==> flow/design.v <==
`timescale 1ns / 1ps
module frequency_divider
    # ( parameter
        freq = 1000
    )
    (
        input  wire clk100MHz,  
        input  wire rst,        
        output reg  clk_div,    
        output wire tick        
    );
    localparam LOOP_COUNTER_AT = 100_000_000 / freq / 2 ;
    reg [clog2(LOOP_COUNTER_AT)-1:0] count;
    always @( posedge(clk100MHz) )
    begin
        if(rst)
        begin : counter_reset
            count   <= 0;
            clk_div <= 1'b0;
        end
        else
        begin : counter_operate
            if (count == (LOOP_COUNTER_AT - 1))
            begin : counter_loop
                count   <= 0;
                clk_div <= ~clk_div;
            end
            else
            begin : counter_increment
                count   <= count + 1;
                clk_div <= clk_div;
            end
        end
    end
    assign tick = (count == (LOOP_COUNTER_AT - 1)) && !clk_div;
    function integer clog2(input integer number);
        begin
            clog2 = 0;
            while (number)
            begin
                clog2  = clog2 + 1;
                number = number >> 1;
            end
        end
    endfunction
endmodule
`timescale 1ns / 1ps
module clock_managment_unit(
    input wire clk,
    input wire rst,
    output wire clk_100MHz,
    output wire clk_40MHz,
    output wire clk_1KHz,
    output wire tick_40MHz,   
    output wire tick_1KHz     
    );
    frequency_divider 
    #(
        .freq(1000000)   
    )    
    my_1K_divider(
        .clk100MHz(clk),
        .rst(rst),
        .clk_div(clk_1KHz),
        .tick(tick_1KHz)
    );
    frequency_divider 
    #(
        .freq(40000000)
    )    
    my_40M_divider(
        .clk100MHz(clk),
        .rst(rst),
        .clk_div(clk_40MHz),
        .tick(tick_40MHz)
    );
     assign clk_100MHz =clk;
endmodule
`timescale 1ns / 1ps
module sensor_handler(
    input wire clk,
    input wire rst,
    input wire [3:0] sensors,
    output reg [10:0] position
    );
reg [10:0] position_nxt;
always @(posedge clk) begin
    if(rst)
        position <= 0;
    else 
        position <= position_nxt;
end
always @(*) begin
    case(sensors)
    4'b1001:    position_nxt = 500;
    4'b0111:    position_nxt = 1000;
    4'b0011:    position_nxt = 750;
    4'b1110:    position_nxt = 1;
    4'b1100:    position_nxt = 250;
    4'b1011:    position_nxt = 625;
    4'b1101:    position_nxt = 375;
    4'b0001:    position_nxt = 666;
    4'b1000:    position_nxt = 333;
    default:    position_nxt = 1023;    
endcase
end
endmodule
`timescale 1ns / 1ps
module pid(
    input wire clk,
    input wire en,   
    input wire rst,
    input wire [10:0] position,
    input wire kp_sw, ki_sw, kd_sw,  
    output reg [10:0] pid_output
    );
reg signed [10:0] error, error_nxt, error_sum, error_sum_nxt, error_dif, error_dif_nxt, error_prev;
reg signed [12:0] p, p_nxt, i, i_nxt, d, d_nxt;
reg signed [10:0] output_loaded_nxt, output_buf, output_buf_nxt;
localparam  
    K_P      = 1,
    K_P_DEN  = 2,
    K_I      = 5,
    K_I_DEN  = 100,
    K_D      = 1,
    K_D_DEN  = 200,
    TIME_DIV = 100;
always @(posedge clk) begin
    if(rst) begin
        error         <= 0;
        error_sum     <= 0;
        error_dif     <= 0;
        error_prev    <= 0;
        p             <= 0;
        i             <= 0;
        d             <= 0;
        output_buf    <= 0;
        pid_output    <= 0;
    end
    else if(en) begin 
        error         <= error_nxt;
        error_sum     <= error_sum_nxt;
        error_dif     <= error_dif_nxt;
        error_prev    <= error;
        p             <= p_nxt;
        i             <= i_nxt;
        d             <= d_nxt;
        output_buf    <= output_buf_nxt;
        pid_output    <= output_loaded_nxt;
    end
end
always @(*) begin
    error_nxt = 500 - position;
    error_sum_nxt = (error == 0) ? 0 : (error_sum + error);
    error_dif_nxt = error - error_prev;
    p_nxt = kp_sw ? (K_P * error)/K_P_DEN : 0;
    i_nxt = ki_sw ? (K_I * error_sum)/(TIME_DIV * K_I_DEN) : 0;
    d_nxt = kd_sw ? (K_D * error_dif * TIME_DIV)/K_D_DEN : 0;
    output_buf_nxt = p + i + d + 500;
    if(output_buf < 0) output_loaded_nxt = 0;
    else if(output_buf > 1000) output_loaded_nxt = 0;
    else output_loaded_nxt = output_buf;
end
endmodule
`timescale 1ns / 1ps
module servo_handler(
    input  wire clk,
    input  wire en,   
    input  wire rst,
    input  wire [10:0] pid_output,
    output reg  [7:0] servo_l,
    output reg  [7:0] servo_r
    );
reg [7:0] servo_l_nxt;
reg [7:0] servo_r_nxt;
reg [3:0] state,state_nxt;
reg [20:0] counter,counter_nxt;
reg [10:0] pid_buf;
localparam        
    idle              = 3'b000,
    turn_left         = 3'b001,
    turn_right        = 3'b010,
    stop              = 3'b111,
    servo_l_on        = 8'd157,
    servo_r_on        = 8'd137,
    servo_off         = 1'd0;
always @(posedge clk) begin
    if(rst) begin
        servo_l <=0;
        servo_r <=0;
        state   <=0;
        counter <=0;
        pid_buf <=0;
    end
    else if(en) begin
        servo_l <= servo_l_nxt;
        servo_r <= servo_r_nxt;
        state   <= state_nxt;
        counter <= counter_nxt;
        pid_buf <= pid_output;
    end
end
always @(*) begin
    servo_l_nxt = 0;
    servo_r_nxt = 0;
    counter_nxt = 0;
    case (state)
        idle: begin 
            counter_nxt=0;          
            if(pid_buf == 239) begin
                state_nxt =stop;
            end
            else if(pid_buf > 500) begin
                state_nxt=turn_left;
            end  
            else if(pid_buf < 500) begin
                state_nxt=turn_right;
            end
            else begin
                state_nxt=idle;
                servo_l_nxt = servo_l_on;
                servo_r_nxt = servo_r_on; 
            end    
        end      
        turn_right: begin
            counter_nxt=counter+1;
            servo_l_nxt = servo_l_on;
            servo_r_nxt =servo_off;
            if(counter >= pid_buf)
                state_nxt=idle;
            else
                state_nxt=turn_right;
        end
        turn_left: begin
            counter_nxt=counter+1;
            servo_l_nxt = servo_off;
            servo_r_nxt =servo_r_on;
            if(pid_buf < 500 || counter >= pid_buf - 500)
                state_nxt=idle;
            else
                state_nxt=turn_left;
        end
        stop: begin
            servo_l_nxt = servo_off;
            servo_r_nxt =servo_off;
            if(pid_buf == 239)
                state_nxt =stop;
            else 
                state_nxt=idle;
        end     
        default: state_nxt=idle;        
    endcase    
end
endmodule
`timescale 1ns / 1ps
module servo_to_PWM(
   input wire clk,
   input wire rst,
   input wire [7:0] servo_L,
   input wire [7:0] servo_R,
   output reg PWM_L,
   output reg PWM_R
   );
reg PWM_L_nxt;
reg PWM_R_nxt;
reg [19:0] counter,counter_nxt;
reg [20:0] servo_l_mul,servo_r_mul;
reg [7:0] servo_L_buf, servo_R_buf;
always@ (posedge clk) begin
   if(rst) begin
      counter <=0;
      PWM_L   <=0;
      PWM_R   <=0;
   end
   else begin
      counter <=counter_nxt;
      PWM_L   <=PWM_L_nxt;
      PWM_R   <=PWM_R_nxt;
   end
end 
always @* begin
   servo_l_mul =servo_L *1000;
   servo_r_mul =servo_R *1000;
   counter_nxt = counter+1;
   if(counter > 1000000) begin
      counter_nxt=0;
   end
   if(counter > servo_l_mul) begin
      PWM_L_nxt=0;
   end
   else begin
      PWM_L_nxt =1;
   end
   if(counter >servo_r_mul) begin
      PWM_R_nxt=0;
   end
   else begin
      PWM_R_nxt =1;
   end
end 
endmodule
`timescale 1ns / 1ps
module main(
    input wire clk,
    input wire rst,
    input wire [3:0] sensor,
    input wire [2:0] sw,
    output wire [1:0] servo
    );
wire [7:0] Servo_R;
wire [7:0] Servo_L;
wire clk_40MHz;
wire clk_1KHz;
wire clk_100MHz;
wire tick_40MHz;
wire tick_1KHz;
wire [10:0] pid_output, position;
servo_handler my_servo (
    .clk(clk_100MHz),
    .en(tick_1KHz),
    .rst(rst),
    .servo_l(Servo_L),
    .servo_r(Servo_R),
    .pid_output(pid_output)
);       
servo_to_PWM my_PWM(
    .clk(clk_100MHz),
    .rst(rst),
    .servo_L(Servo_L),
    .servo_R(Servo_R),
    .PWM_L(servo[0]),
    .PWM_R(servo[1])
);
clock_managment_unit my_clk(
.clk(clk),
.rst(rst),
.clk_100MHz(clk_100MHz),
.clk_40MHz(clk_40MHz),
.clk_1KHz(clk_1KHz),
.tick_40MHz(tick_40MHz),
.tick_1KHz(tick_1KHz)
);
pid my_pid(
    .kp_sw(sw[0]),
    .ki_sw(sw[1]),
    .kd_sw(sw[2]),
    .clk(clk_100MHz),
    .en(tick_40MHz),
    .rst(rst),
    .position(position),
    .pid_output(pid_output)
);
sensor_handler my_sensors(
    .clk(clk_100MHz),
    .rst(rst),
    .sensors(sensor),
    .position(position)
);
endmodule
# Reports on main
# The steps from the RTL of main to its reports follow in flow order.
# Lines are those of the file above, counted from 1.
# Operators: Yosys type, input widths -> output width; for muxes data width and select width s.
# Cell names lack the library's common part.
# A cell with -- has no value.
[design]
design = "main"
clk_port = "clk"
cell_library = "sky130hd"
corner = "tt_025C_1v80"

# Word level
# Counts by Yosys on the flattened word-level netlist (proc, flatten, opt, wreduce; memories kept). Register bits leave out memories and registers merged into their read ports (data or address); mux counts leave out enables and synchronous resets folded into registers. Print and check cells are left out. Cells with the same type and inputs are merged into one.
# Memory sizes are those after Yosys's memory passes, which may raise the word count (mostly to a power of two), join words into wider ones and drop unused or constant bits.
[classes]
add_sub_neg = 12
mul = 4
div = 2
compare = 9
equal = 5
n_shift = 0
mux = 24
n_logic = 4
reduce_and_logical = 11
[ops]
columns = ["op", "count"]
rows = [
  ["$div 32x15->32 const B", 1],
  ["$div 32x9->32 const B", 1],
  ["$mul 8x7->15 const B", 2],
  ["$mul 11x6->17 const B", 1],
  ["$mux 11", 6],
  ["$mul 4x11->15 const A", 1],
  ["$mux 8", 6],
  ["$gt 20x21->1", 2],
  ["$add 11x11->11", 3],
  ["$ge 21x32->1", 1],
  ["$pmux 8 s2", 2],
  ["$add 21x1->21 const B", 1],
  ["$ge 21x11->1", 1],
  ["$mux 21", 1],
  ["$add 20x1->20 const B", 1],
  ["$gt 20x20->1 const B", 1],
  ["$pmux 4 s4", 1],
  ["$sub 11x9->12 const B", 1],
  ["$add 11x1->11", 1],
  ["$lt 11x1->1 const B", 1],
  ["$add 11x10->11 const B", 1],
  ["$sub 11x11->11", 1],
  ["$gt 11x11->1 const B", 1],
  ["$eq 11x8->1 const B", 1],
  ["$gt 11x9->1 const B", 1],
  ["$lt 11x9->1 const B", 1],
  ["$logic_not 11->1", 1],
  ["$sub 9x11->11 const A", 1],
]
# Not listed: further kinds 17, cells in them 28.
[word_totals]
regBits = 193
latch_bits = 0
ramBits = 0
mem_bits_ro = 160
clocked_rd_ports_x_width = 10
memories = 1
in_bits = 9
out_inout_bits = 2
wordCells = 94
[mem_list]
columns = ["name", "words", "word_bits", "rd", "wr", "line", "rtl"]
rows = [
  ["(name not given)", 16, 10, 1, 0, 94, "case(sensors)"],
]

# Logic depth
# Longest topological path by Yosys (ltp), each cell counted once; first at word level (registers and memories cut), then after technology mapping (sequential cells cut; the memories' decode and read muxes count).
[depth]
word_depth = 5
ABC_AREA = 0
ltp_mapped = 54
ltp_nobuf = 46

# Netlist
# The flow's flattened synthesis, as Yosys stat reports it; memories are mapped. The netlist is that of the ABC_AREA named above (0 if unset); the other value can give another one.
[synth_totals]
cell_count = 2101
mapped_area_mm2 = 0.0165596
seqArea_mm2 = 0.0035234
ff_cells = 176
n_buf = 79
[by_type]
columns = ["cell_type", "count", "area_total_um2"]
rows = [
  ["dfxtp_1", 176, 3.52E+03],
  ["ha_1", 157, 1.96E+03],
  ["xnor2_1", 103, 902.115],
  ["a21oi_1", 170, 850.816],
  ["nand2_1", 212, 795.763],
  ["nor2_1", 208, 780.749],
  ["xor2_1", 65, 569.296],
  ["fa_1", 23, 460.442],
  ["inv_1", 104, 390.374],
  ["nand3_1", 68, 340.326],
  ["o21ai_0", 68, 340.326],
  ["a22oi_1", 43, 322.81],
  ["nor3_1", 54, 270.259],
  ["a21o_1", 35, 262.752],
  ["clkbuf_1", 60, 225.216],
  ["a211oi_1", 29, 217.709],
  ["mux2i_1", 21, 210.202],
  ["o211ai_1", 21, 157.651],
]
# Other cell types: 104; their cells: 484.
# By module: a second synthesis without flattening, with its own total; a netlist apart from the flattened one above.
[unflattened]
cells_unflattened = 2472
area_unflattened_mm2 = 0.0199854
# Rows give one instance, submodules left out.
[modules]
columns = ["mod", "instances", "cells", "area_mm2", "mod_seq_area_mm2"]
rows = [
  ["pid", 1, 1577, 0.0121091, 0.0019619],
  ["servo_to_PWM", 1, 488, 0.0043679, 0.0004404],
  ["servo_handler", 1, 312, 0.002625, 0.0007607],
  ["sensor_handler", 1, 57, 0.0005218, 0.0002002],
  ["frequency_divider #(freq=1000000)", 1, 31, 0.000294, 0.0001401],
  ["frequency_divider #(freq=40000000)", 1, 6, 0.0000601, 0.00004],
  ["clock_managment_unit", 1, 1, 0.0000075, 0],
  ["main", 1, 0, 0, 0],
]

# Path before layout
# Source: OpenSTA report_checks on the synthesized netlist (no wires, ideal clock, input and output delay 20% of the period each), path of least setup slack; recovery checks are left aside. Register names are those of the netlist, which keeps one name where synthesis merged equal registers.
[synth_timing]
path_kind = "register to register"
startpoint = "register my_pid.error_dif[2]"
endpoint = "register my_pid.d[10]"
clock_period_ns = 14.0
setup_ns = 0.128
t_first_pin_ns = 0.000
arrival_time_ns = 11.897
t_required_ns = 13.872
slack_ns = 1.975
delay_ns = 12.025
path_stages = 50
path_buffers = 3
period_less_setup_slack_ns = 12.025
# "delay_ns" is the arrival time less input delay plus setup time.
# "path_stages" counts driving pins, that of a launching flip-flop among them; a cell with two outputs on the path counts twice.
# "period_less_setup_slack_ns" = period - worst setup slack (recovery checks aside). The figure is calculated, with input and output delays left at 20% of the set period.
# Between the ends stands the longest chain of elaborated cells between them, by number of cells; it is not shown to be the way that was timed. Of several equally long chains one is given.
# A line is the first line of the expression or statement that the cell stems from. Yosys adds cells for indexed reads and writes and turns some case tables into memories.
[synth_between]
path_cell_list = "dfxtp_1 > inv_1 > ha_1 > fa_1 > ha_1 > ha_1 > fa_1 > or4_4 > nor3_2 > o21a_2 > or4b_1 > o31ai_2 > a22oi_2 > o21ai_1 > a32oi_2 > o31a_2 > o211a_1 > a211o_1 > [14 not listed] > a21oi_2 > mux2_2 > o31ai_2 > o211a_1 > nand4b_1 > a31oi_4 > o21ai_2 > mux2_4 > a21oi_1 > nor2_1 > or2_2 > a21oi_1 > nor2_1 > ha_1 > a41oi_1 > xnor2_1 > a22oi_1 > nor2_1"
elab_chain_len = 3
cells_between = 3
lines_between = 1
cone_classes = "mul: 1; div: 1; mux: 1"
[synth_lines]
columns = ["item", "line", "rtl"]
rows = [
  ["start, declared", 117, "reg signed [10:0] error, error_nxt, error_sum, error_sum_nxt, error_dif, error_dif_nxt, error_prev;"],
  ["start, assigned", 132, "error_dif     <= 0;"],
  ["start, assigned", 143, "error_dif     <= error_dif_nxt;"],
  ["$mul 11x6->17", 158, "d_nxt = kd_sw ? (K_D * error_dif * TIME_DIV)/K_D_DEN : 0;"],
  ["$div 32x9->32", 158, ""],
  ["$mux 11", 158, ""],
  ["end, assigned", 136, "d             <= 0;"],
  ["end, assigned", 147, "d             <= d_nxt;"],
  ["end, declared", 118, "reg signed [12:0] p, p_nxt, i, i_nxt, d, d_nxt;"],
]

# Path in the finished layout
# From the final timing report of record 1: the path of least setup slack in the routed layout; clock arrival at registers is part of the times.
[layout_timing]
path_kind = "register to register"
startpoint = "register my_pid.error_dif[2]"
endpoint = "register my_pid.d[8]"
clock_period_ns = 13.5
setup_ns = 0.13
t_first_pin_ns = 0.44
arrival_time_ns = 12.37
t_required_ns = 13.81
slack_ns = 1.44
path_stages = 49
path_buffers = 4
# Between the ends stands the longest chain of elaborated cells between them, by number of cells; it is not shown to be the way that was timed. Of several equally long chains one is given.
[layout_between]
path_cell_list = "dfxtp_4 > buf_4 > ha_1 > fa_1 > ha_4 > ha_4 > a211oi_4 > o31ai_4 > buf_4 > o2111a_2 > a211o_4 > o2111a_2 > or4_4 > o21ai_4 > a211oi_2 > or3_4 > a31o_4 > buf_4 > [13 not listed] > a211o_1 > and3_1 > nor4_1 > a311o_1 > nand2_2 > a21o_1 > o21ai_4 > mux2_4 > a211o_1 > o21a_1 > o21ai_2 > a21oi_4 > nor2_4 > ha_4 > a31oi_4 > xnor2_2 > a22oi_1 > nor2_1"
elab_chain_len = 3
cells_between = 3
lines_between = 1
cone_classes = "mul: 1; div: 1; mux: 1"
[layout_lines]
columns = ["item", "line", "rtl"]
rows = [
  ["start, declared", 117, "reg signed [10:0] error, error_nxt, error_sum, error_sum_nxt, error_dif, error_dif_nxt, error_prev;"],
  ["start, assigned", 132, "error_dif     <= 0;"],
  ["start, assigned", 143, "error_dif     <= error_dif_nxt;"],
  ["$mul 11x6->17", 158, "d_nxt = kd_sw ? (K_D * error_dif * TIME_DIV)/K_D_DEN : 0;"],
  ["$div 32x9->32", 158, ""],
  ["$mux 11", 158, ""],
  ["end, assigned", 136, "d             <= 0;"],
  ["end, assigned", 147, "d             <= d_nxt;"],
  ["end, declared", 118, "reg signed [12:0] p, p_nxt, i, i_nxt, d, d_nxt;"],
]

# Flow measurements of main on sky130hd: 6 stored runs with different settings, listed in no order. Input and output delays are each 20% of the period that was set; the output load is 0.01 pF.
# By "clock_period_reached_ns" is meant the clock period of the run minus its worst setup slack. This is arithmetic on one report: input and output delays are still those of the set period (20% each).
# "worst_path_ns" = time allowed to the worst setup path (clock period - input delay - output delay, where it has them) - its slack; a late launch clock adds to it, a late capture clock takes from it.

[[run]]
name = "record 1"
[run.settings]
CORE_UTILIZATION = 40
SETUP_SLACK_MARGIN = 3.93
period_ns = 13.5
CAP_MARGIN = 20
CORE_MARGIN = 2
SLEW_MARGIN = 20
[run.results]
ys_area_mm2 = 0.0165596
design.die.area_mm2 = 0.0430417
cell_area_final_mm2 = 0.0207937
layout_utilization_pct = 50.9
final_setup_ws_ns = 1.439
final_setup_tns_ns = 0.000
worst_hold_slack_ns = 0.452
clock_period_reached_ns = 12.061
worst_path_ns = 12.06
timing.worst_path_kind = "register to register"

[[run]]
name = "record 2"
[run.settings]
CORE_MARGIN = 8
CORE_UTILIZATION = 61
CTS_CLUSTER_SIZE = 29
GPL_TIMING_DRIVEN = 0
HOLD_SLACK_MARGIN = 0.0
MAX_ROUTING_LAYER = "met5"
PLACE_DENSITY_LB_ADDON = 0.13
period_ns = 7.87
CAP_MARGIN = 20
SLEW_MARGIN = 20
[run.results]
ys_area_mm2 = 0.0165596
design.die.area_mm2 = 0.032676
cell_area_final_mm2 = 0.0205747
layout_utilization_pct = 76.8
final_setup_ws_ns = -4.555
final_setup_tns_ns = -48.504
worst_hold_slack_ns = 0.456
clock_period_reached_ns = 12.425
worst_path_ns = 12.42
timing.worst_path_kind = "register to register"

[[run]]
name = "record 3"
[run.settings]
CELL_PAD_IN_SITES_DETAIL_PLACEMENT = 0
CELL_PAD_IN_SITES_GLOBAL_PLACEMENT = 2
CORE_ASPECT_RATIO = 1.92
CORE_UTILIZATION = 29
HOLD_SLACK_MARGIN = 0.24
MAX_ROUTING_LAYER = "met4"
MIN_ROUTING_LAYER = "met1"
PLACE_DENSITY_LB_ADDON = 0.25
SETUP_SLACK_MARGIN = 3.78
TNS_END_PERCENT = 100
period_ns = 14.0
CAP_MARGIN = 20
CORE_MARGIN = 2
SLEW_MARGIN = 20
[run.results]
ys_area_mm2 = 0.0165596
design.die.area_mm2 = 0.0591318
cell_area_final_mm2 = 0.0206673
layout_utilization_pct = 36.5
final_setup_ws_ns = 1.888
final_setup_tns_ns = 0.000
worst_hold_slack_ns = 0.454
clock_period_reached_ns = 12.112
worst_path_ns = 12.11
timing.worst_path_kind = "register to register"

[[run]]
name = "record 4"
[run.settings]
CAP_MARGIN = 35
CORE_ASPECT_RATIO = 0.6
CORE_UTILIZATION = 18
CTS_CLUSTER_DIAMETER = 169
GPL_TIMING_DRIVEN = 0
HOLD_SLACK_MARGIN = -0.0
MAX_ROUTING_LAYER = "met4"
PLACE_DENSITY_LB_ADDON = 0.27
SETUP_SLACK_MARGIN = 2.74
SLEW_MARGIN = 35
TNS_END_PERCENT = 55
period_ns = 10.7
CORE_MARGIN = 2
[run.results]
ys_area_mm2 = 0.0165596
design.die.area_mm2 = 0.0945207
cell_area_final_mm2 = 0.0216483
layout_utilization_pct = 23.7
final_setup_ws_ns = -1.644
final_setup_tns_ns = -17.137
worst_hold_slack_ns = 0.457
clock_period_reached_ns = 12.344
worst_path_ns = 12.34
timing.worst_path_kind = "register to register"

[[run]]
name = "record 5"
[run.settings]
ABC_AREA = 0
CAP_MARGIN = 35
CELL_PAD_IN_SITES_DETAIL_PLACEMENT = 1
CORE_ASPECT_RATIO = 0.6
CORE_UTILIZATION = 67
CTS_CLUSTER_DIAMETER = 349
CTS_CLUSTER_SIZE = 78
GPL_TIMING_DRIVEN = 0
HOLD_SLACK_MARGIN = -0.0
MAX_ROUTING_LAYER = "met5"
MIN_ROUTING_LAYER = "met2"
PLACE_DENSITY_LB_ADDON = 0.27
SETUP_SLACK_MARGIN = 2.74
SLEW_MARGIN = 35
TNS_END_PERCENT = 35
period_ns = 10.6
CORE_MARGIN = 2
[run.results]
outcome = "did not finish, placement stopped with DPL-0033"

[[run]]
name = "record 6"
[run.settings]
CAP_MARGIN = 35
CELL_PAD_IN_SITES_DETAIL_PLACEMENT = 2
CORE_ASPECT_RATIO = 0.6
CORE_UTILIZATION = 18
CTS_CLUSTER_DIAMETER = 24
GPL_TIMING_DRIVEN = 0
HOLD_SLACK_MARGIN = -0.0
MAX_ROUTING_LAYER = "met4"
MIN_ROUTING_LAYER = "met2"
PLACE_DENSITY_LB_ADDON = 0.27
SETUP_SLACK_MARGIN = 2.74
SLEW_MARGIN = 35
TNS_END_PERCENT = 55
period_ns = 10.7
CORE_MARGIN = 2
[run.results]
ys_area_mm2 = 0.0165596
design.die.area_mm2 = 0.0945207
cell_area_final_mm2 = 0.0221725
layout_utilization_pct = 24.2
final_setup_ws_ns = -3.311
final_setup_tns_ns = -35.456
worst_hold_slack_ns = 0.460
clock_period_reached_ns = 14.011
worst_path_ns = 14.01
timing.worst_path_kind = "register to register"
